==> flow/design.v <==
module non_restoring_divider #(
    parameter DATA_WIDTH = 32
) (
    input  logic                    clk_i,
    input  logic                    clk_en_i,
    input  logic                    rst_n_i,
    input  logic [DATA_WIDTH - 1:0] dividend_i,
    input  logic [DATA_WIDTH - 1:0] divisor_i,
    input  logic                    data_valid_i,
    output logic [DATA_WIDTH - 1:0] quotient_o,
    output logic [DATA_WIDTH - 1:0] remainder_o,
    output logic                    divide_by_zero_o,
    output logic                    data_valid_o,
    output logic                    idle_o
);
    localparam COUNTER_WIDTH = $clog2(DATA_WIDTH);
    typedef enum logic [1:0] {IDLE, DIVIDE, RESTORE} fsm_state_t;
    typedef struct packed {
        logic                    rem_sign;
        logic [DATA_WIDTH - 1:0] remainder;
        logic [DATA_WIDTH - 1:0] quotient;
    } result_t;
    fsm_state_t state_CRT, state_NXT;
        always_ff @(posedge clk_i) begin : state_register
            if (!rst_n_i) begin
                state_CRT <= IDLE;
            end else if (clk_en_i) begin
                state_CRT <= state_NXT;
            end
        end : state_register
    result_t partial_CRT, partial_NXT;
    logic [DATA_WIDTH - 1:0] divisor_CRT, divisor_NXT;
        always_ff @(posedge clk_i) begin : datapath_register
            if (clk_en_i) begin
                partial_CRT <= partial_NXT;
                divisor_CRT <= divisor_NXT;
            end
        end : datapath_register
    logic [COUNTER_WIDTH - 1:0] iter_count_CRT, iter_count_NXT;
        always_ff @(posedge clk_i) begin : counter 
            if (clk_en_i) begin
                iter_count_CRT <= iter_count_NXT;
            end
        end : counter 
    logic divide_by_zero_CRT, divide_by_zero_NXT;
        always_ff @(posedge clk_i) begin : status_register
            if (!rst_n_i) begin
                divide_by_zero_CRT <= 1'b0;
            end else if (clk_en_i) begin
                divide_by_zero_CRT <= divide_by_zero_NXT;
            end
        end : status_register
    result_t pair_shifted;
        always_comb begin : fsm_logic 
            divide_by_zero_NXT = divide_by_zero_CRT;
            iter_count_NXT = iter_count_CRT;
            partial_NXT = partial_CRT;
            divisor_NXT = divisor_CRT;
            state_NXT = state_CRT;
            pair_shifted = 'b0;
            remainder_o = partial_CRT.remainder;
            data_valid_o = 1'b0;
            idle_o = 1'b0;
            case (state_CRT) 
                IDLE: begin 
                    if (data_valid_i) begin
                        state_NXT = DIVIDE;
                    end
                    divide_by_zero_NXT = (divisor_i == '0);
                    partial_NXT.rem_sign = 1'b0;
                    partial_NXT.quotient = dividend_i;
                    partial_NXT.remainder = '0;
                    divisor_NXT = divisor_i;
                    iter_count_NXT = '0;
                    idle_o = 1'b1;
                end
                DIVIDE: begin
                    state_NXT = (iter_count_CRT == (DATA_WIDTH - 1)) ? RESTORE : state_CRT;
                    iter_count_NXT = iter_count_CRT + 1;
                    pair_shifted = partial_CRT << 1; 
                    if (partial_CRT.rem_sign) begin
                        {partial_NXT.rem_sign, partial_NXT.remainder} = {pair_shifted.rem_sign, pair_shifted.remainder} + divisor_CRT;
                    end else begin
                        {partial_NXT.rem_sign, partial_NXT.remainder} = {pair_shifted.rem_sign, pair_shifted.remainder} - divisor_CRT;
                    end
                    partial_NXT.quotient = {pair_shifted.quotient[DATA_WIDTH - 1:1], !partial_NXT.rem_sign};
                end
                RESTORE: begin
                    state_NXT = IDLE;
                    data_valid_o = 1'b1;
                    idle_o = 1'b0;
                    if (partial_CRT.rem_sign) begin
                        {partial_NXT.rem_sign, partial_NXT.remainder} = {partial_CRT.rem_sign, partial_CRT.remainder} + divisor_CRT;
                    end
                    remainder_o = partial_NXT.remainder;
                end
            endcase
        end : fsm_logic
    assign quotient_o = partial_CRT.quotient;
    assign divide_by_zero_o = divide_by_zero_CRT;
endmodule
Subject: tool reports on non_restoring_divider

Hi,

== Step by step through the tools: non_restoring_divider ==
Module non_restoring_divider before and after one edit of its RTL, step after step.
Lines under "original" count in the file above, lines under "edited" in the edited file.
"difference": "edited" minus "original" as printed here. "rel. change": 100 x difference / "original".
The mark n/a stands for no value.
Design
  top: non_restoring_divider
  clock port: clk_i
  library: sky130hd
  library corner: tt_025C_1v80

== Diff ==
The edit as a unified diff against the file above.
A script made this edit. It changes what the design does and was not meant as an optimisation.
begin of diff
@@ -6,5 +6,5 @@
     input  logic                    rst_n_i,
     input  logic [DATA_WIDTH - 1:0] dividend_i,
-    input  logic [DATA_WIDTH - 1:0] divisor_i,
+    input  logic [DATA_WIDTH - 1:0] divisor_i_pin,
     input  logic                    data_valid_i,
     output logic [DATA_WIDTH - 1:0] quotient_o,
@@ -14,4 +14,6 @@
     output logic                    idle_o
 );
+    logic [DATA_WIDTH - 1:0] divisor_i;
+    always_ff @(posedge clk_i) divisor_i <= divisor_i_pin;
     localparam COUNTER_WIDTH = $clog2(DATA_WIDTH);
     typedef enum logic [1:0] {IDLE, DIVIDE, RESTORE} fsm_state_t;
end of diff

== Elaborated design ==
Source: Yosys, flattened and elaborated, memories not mapped. Widths are those after wreduce. Registers that Yosys merges into a memory's read port (data or address) are not register bits. Print and check cells do not count. Equal cells are merged and count once.
Storage and ports
  latch bits: original 0, edited 0, difference 0
  word-level cells: original 37, edited 38, difference +1, rel. change +2.70%
  RAM bits: original 0, edited 0, difference 0
  bits in read-only memories: original 0, edited 0, difference 0
  word width x clocked read ports: original 0, edited 0, difference 0
  memory cells: original 0, edited 0, difference 0
  bits in registers: original 105, edited 137, difference +32, rel. change +30.48%
Cells by class
  $mul: original 0, edited 0, difference 0
  muxes and demuxes: original 13, edited 13, difference 0, rel. change 0.00%
  reduce/logical cells: original 9, edited 9, difference 0, rel. change 0.00%
  magnitude comparators: original 0, edited 0, difference 0
  equality and inequality tests: original 5, edited 5, difference 0, rel. change 0.00%
  divide/modulo/power cells: original 0, edited 0, difference 0
  bitwise operators: original 0, edited 0, difference 0
  add/subtract/negate cells: original 4, edited 4, difference 0, rel. change 0.00%
  shift-type cells: original 0, edited 0, difference 0
Operator kinds equal on both sides are left out: 23.

== Longest topological paths ==
Longest topological path by Yosys (ltp), each cell counted once; first at word level (registers and memories cut), then after technology mapping (sequential cells cut; the memories' decode and read muxes count).
Logic depth
  depth after elaboration: original 5, edited 5, difference 0, rel. change 0.00%
  ABC_AREA: original 0, edited 0
  depth in mapped cells: original 19, edited 19, difference 0, rel. change 0.00%
  gate-level depth less buffers: original 19, edited 19, difference 0, rel. change 0.00%

== Synthesis result ==
Yosys stat after the flow's synthesis: flattened, memories mapped to cells. It holds for the ABC_AREA given above (unset counts as 0); a run with the other value may have another netlist.
Synthesis totals
  mapped cells: original 933, edited 965, difference +32, rel. change +3.43%
  mapped flip-flops: original 106, edited 138, difference +32, rel. change +30.19%
  sequential area (um^2): original 3143.0, edited 3783.6, difference +640.6, rel. change +20.38%
  mapped area (um^2): original 8695.8, edited 9336.5, difference +640.7, rel. change +7.37%
Cells by type
  sky130_fd_sc_hd__dfxtp_1: original 4, edited 36, difference +32, rel. change +800.00%
Cell types equal on both sides are left out: 66.

== Path before layout ==
Path of least setup slack by OpenSTA after synthesis, without wires, with an ideal clock, recovery checks aside; 20% of the period is set as input and as output delay. Where synthesis merged equal registers, the netlist keeps one of their names.
Timing path after synthesis
  path type: original reg2out, edited reg2out
  start: original register partial_CRT, edited register partial_CRT
  end: original output port remainder_o[30], edited output port remainder_o[30]
  time at the first pin (ns): original 0.000, edited 0.000, difference 0.000
  output delay (ns): original 1.200, edited 1.200, difference 0.000, rel. change 0.00%
  period (ns): original 6.0, edited 6.0, difference 0.0, rel. change 0.00%
  buffers on the path: original 0, edited 0, difference 0
  arrival time (ns): original 2.727, edited 2.727, difference 0.000, rel. change 0.00%
  data required time (ns): original 4.800, edited 4.800, difference 0.000, rel. change 0.00%
  driving pins on the path: original 12, edited 12, difference 0, rel. change 0.00%
  slack (ns): original 2.073, edited 2.073, difference 0.000
  delay of the path (ns): original 2.727, edited 2.727, difference 0.000, rel. change 0.00%
  synthesis period reached (ns): original 3.927, edited 3.927, difference 0.000, rel. change 0.00%
"delay of the path" = arrival - input delay + setup time.
At an output port there is no setup time.
"driving pins on the path": output pins that drive a net of the path, with the launching flip-flop's if there is one; two outputs of one cell count as two.
"synthesis period reached" = period - worst setup slack (recovery checks aside). The figure is calculated, with input and output delays left at 20% of the set period.
An end named without its bit number is one bit of that signal or, where synthesis recoded a state register, one of its new flip-flops.
Between the ends stands the longest chain of elaborated cells between them, by number of cells; it is not shown to be the way that was timed. Of several equally long chains one is given.
A line is the first line of the expression or statement that the cell stems from. Yosys adds cells for indexed reads and writes and turns some case tables into memories.
On the way, after synthesis, original
  cell sequence: sky130_fd_sc_hd__edfxtp_1 -> sky130_fd_sc_hd__ha_1 -> sky130_fd_sc_hd__fa_1 -> sky130_fd_sc_hd__a211oi_1 -> sky130_fd_sc_hd__o21ai_0 -> sky130_fd_sc_hd__a21oi_1 -> sky130_fd_sc_hd__o21ai_1 -> sky130_fd_sc_hd__o211ai_2 -> sky130_fd_sc_hd__nand2_1 -> sky130_fd_sc_hd__a221oi_1 -> sky130_fd_sc_hd__xnor2_1 -> sky130_fd_sc_hd__a221o_1
  length of the longest elaborated chain: 3
  elaborated cells between the ends (all ways): 3
  classes of those cells: add/sub: 1; mux: 2
Ends and longest elaborated chain, after synthesis, original
  start, declared: RTL line 31  | result_t partial_CRT, partial_NXT;
  start, assigned: RTL line 35  | partial_CRT <= partial_NXT;
  33-bit by 32-bit adder with 33-bit output: RTL line 93  | {partial_NXT.rem_sign, partial_NXT.remainder} = {partial_CRT.rem_sign, partial_CRT.remainder} + divisor_CRT;
  33-bit two-way mux: RTL line 92  | if (partial_CRT.rem_sign) begin
  32-bit two-way mux: RTL line 64  | case (state_CRT)
  end, declared: RTL line 11  | output logic [DATA_WIDTH - 1:0] remainder_o,
On the way, after synthesis, edited
  cell sequence: sky130_fd_sc_hd__edfxtp_1 -> sky130_fd_sc_hd__ha_1 -> sky130_fd_sc_hd__fa_1 -> sky130_fd_sc_hd__a211oi_1 -> sky130_fd_sc_hd__o21ai_0 -> sky130_fd_sc_hd__a21oi_1 -> sky130_fd_sc_hd__o21ai_1 -> sky130_fd_sc_hd__o211ai_2 -> sky130_fd_sc_hd__nand2_1 -> sky130_fd_sc_hd__a221oi_1 -> sky130_fd_sc_hd__xnor2_1 -> sky130_fd_sc_hd__a221o_1
  length of the longest elaborated chain: 3
  elaborated cells between the ends (all ways): 3
  classes of those cells: add/sub: 1; mux: 2
Ends and longest elaborated chain, after synthesis, edited
  start, declared: RTL line 33  | result_t partial_CRT, partial_NXT;
  start, assigned: RTL line 37  | partial_CRT <= partial_NXT;
  33-bit by 32-bit adder with 33-bit output: RTL line 95  | {partial_NXT.rem_sign, partial_NXT.remainder} = {partial_CRT.rem_sign, partial_CRT.remainder} + divisor_CRT;
  33-bit two-way mux: RTL line 94  | if (partial_CRT.rem_sign) begin
  32-bit two-way mux: RTL line 66  | case (state_CRT)
  end, declared: RTL line 11  | output logic [DATA_WIDTH - 1:0] remainder_o,

== Timing after layout ==
From the final timing report of each run of pair A: the path of least setup slack in the routed layout; clock arrival at registers is part of the times.
Timing path post-layout
  path type: original reg2out, edited reg2out
  start: original register divisor_CRT[0], edited register partial_CRT
  end: original output port remainder_o[30], edited output port remainder_o[31]
  driving pins on the path: original 13, edited 12, difference -1, rel. change -7.69%
  data required time (ns): original 4.80, edited 4.80, difference 0.00, rel. change 0.00%
  slack (ns): original 0.81, edited 0.74, difference -0.07
  arrival time (ns): original 3.99, edited 4.06, difference +0.07, rel. change +1.75%
  period (ns): original 6.0, edited 6.0, difference 0.0, rel. change 0.00%
  output delay (ns): original 1.20, edited 1.20, difference 0.00, rel. change 0.00%
  time at the first pin (ns): original 0.36, edited 0.41, difference +0.05, rel. change +13.89%
  buffers on the path: original 1, edited 1, difference 0, rel. change 0.00%
An end named without its bit number is one bit of that signal or, where synthesis recoded a state register, one of its new flip-flops.
Between the ends stands the longest chain of elaborated cells between them, by number of cells; it is not shown to be the way that was timed. Of several equally long chains one is given.
On the way, post-layout, original
  cell sequence: sky130_fd_sc_hd__edfxtp_1 -> sky130_fd_sc_hd__ha_1 -> sky130_fd_sc_hd__fa_1 -> sky130_fd_sc_hd__a211oi_1 -> sky130_fd_sc_hd__o21ai_0 -> sky130_fd_sc_hd__a21oi_1 -> sky130_fd_sc_hd__o21ai_1 -> sky130_fd_sc_hd__o211ai_2 -> sky130_fd_sc_hd__nand2_1 -> sky130_fd_sc_hd__a221oi_1 -> sky130_fd_sc_hd__xnor2_1 -> sky130_fd_sc_hd__a221o_1 -> sky130_fd_sc_hd__clkdlybuf4s50_1
  length of the longest elaborated chain: 3
  elaborated cells between the ends (all ways): 3
  classes of those cells: add/sub: 1; mux: 2
Ends and longest elaborated chain, post-layout, original
  start, declared: RTL line 32  | logic [DATA_WIDTH - 1:0] divisor_CRT, divisor_NXT;
  start, assigned: RTL line 36  | divisor_CRT <= divisor_NXT;
  33-bit by 32-bit adder with 33-bit output: RTL line 93  | {partial_NXT.rem_sign, partial_NXT.remainder} = {partial_CRT.rem_sign, partial_CRT.remainder} + divisor_CRT;
  33-bit two-way mux: RTL line 92  | if (partial_CRT.rem_sign) begin
  32-bit two-way mux: RTL line 64  | case (state_CRT)
  end, declared: RTL line 11  | output logic [DATA_WIDTH - 1:0] remainder_o,
On the way, post-layout, edited
  cell sequence: sky130_fd_sc_hd__edfxtp_1 -> sky130_fd_sc_hd__ha_1 -> sky130_fd_sc_hd__a21oi_1 -> sky130_fd_sc_hd__nor2_1 -> sky130_fd_sc_hd__nor3_1 -> sky130_fd_sc_hd__o311ai_1 -> sky130_fd_sc_hd__a31oi_1 -> sky130_fd_sc_hd__o21ai_0 -> sky130_fd_sc_hd__a21bo_2 -> sky130_fd_sc_hd__xnor2_1 -> sky130_fd_sc_hd__o221ai_1 -> sky130_fd_sc_hd__clkdlybuf4s50_1
  length of the longest elaborated chain: 3
  elaborated cells between the ends (all ways): 3
  classes of those cells: add/sub: 1; mux: 2
Ends and longest elaborated chain, post-layout, edited
  start, declared: RTL line 33  | result_t partial_CRT, partial_NXT;
  start, assigned: RTL line 37  | partial_CRT <= partial_NXT;
  33-bit by 32-bit adder with 33-bit output: RTL line 95  | {partial_NXT.rem_sign, partial_NXT.remainder} = {partial_CRT.rem_sign, partial_CRT.remainder} + divisor_CRT;
  33-bit two-way mux: RTL line 94  | if (partial_CRT.rem_sign) begin
  32-bit two-way mux: RTL line 66  | case (state_CRT)
  end, declared: RTL line 11  | output logic [DATA_WIDTH - 1:0] remainder_o,

== Flow runs ==
Both versions went through the flow (Yosys, OpenROAD) with the same settings in each pair. Constraints: input delay and output delay 20% of the set period each, output load 0.01 pF.
Flow settings, pair A
  period_ns: 6.0
  CAP_MARGIN: 20
  CORE_MARGIN: 2
  CORE_UTILIZATION: 40
  SLEW_MARGIN: 20
Final reports, pair A
  total power after layout (W): original 0.002619, edited 0.003228, difference +0.000609, rel. change +23.25%
  synthesis area (um^2): original 8695.8, edited 9336.5, difference +640.7, rel. change +7.37%
  period achieved (ns): original 5.194, edited 5.257, difference +0.063, rel. change +1.21%
  post-layout utilization: original 0.493, edited 0.499, difference +0.006
  post-route setup TNS (ns): original 0.000, edited 0.000, difference 0.000
  final worst hold slack (ns): original 0.516, edited 0.430, difference -0.086
  die footprint (um^2): original 22935.6, edited 24580.0, difference +1644.4, rel. change +7.17%
  worst setup slack after layout (ns): original 0.806, edited 0.743, difference -0.063
  standard-cell area after routing (um^2): original 10430.0, edited 11357.1, difference +927.1, rel. change +8.89%
Flow settings, pair B
  CAP_MARGIN: 25
  CELL_PAD_IN_SITES_DETAIL_PLACEMENT: 2
  CELL_PAD_IN_SITES_GLOBAL_PLACEMENT: 0
  CORE_UTILIZATION: 36
  GPL_TIMING_DRIVEN: 0
  PLACE_DENSITY_LB_ADDON: 0.15
  TNS_END_PERCENT: 10
  period_ns: 6.55
  CORE_MARGIN: 2
  SLEW_MARGIN: 20
Final reports, pair B
  total power after layout (W): original 0.002607, edited 0.003231, difference +0.000624, rel. change +23.94%
  synthesis area (um^2): original 8695.8, edited 9336.5, difference +640.7, rel. change +7.37%
  period achieved (ns): original 6.094, edited 6.127, difference +0.033, rel. change +0.54%
  post-layout utilization: original 0.458, edited 0.463, difference +0.005
  post-route setup TNS (ns): original 0.000, edited 0.000, difference 0.000
  final worst hold slack (ns): original 0.556, edited 0.431, difference -0.125
  die footprint (um^2): original 25414.7, edited 27238.2, difference +1823.5, rel. change +7.17%
  worst setup slack after layout (ns): original 0.456, edited 0.423, difference -0.033
  standard-cell area after routing (um^2): original 10802.9, edited 11721.2, difference +918.3, rel. change +8.50%
"period achieved" means the clock period less the worst setup slack. The figure is calculated, with input and output delays left at 20% of the set period.
"total power after layout": no workload was simulated; the value follows from the tool's default switching activity.

Regards
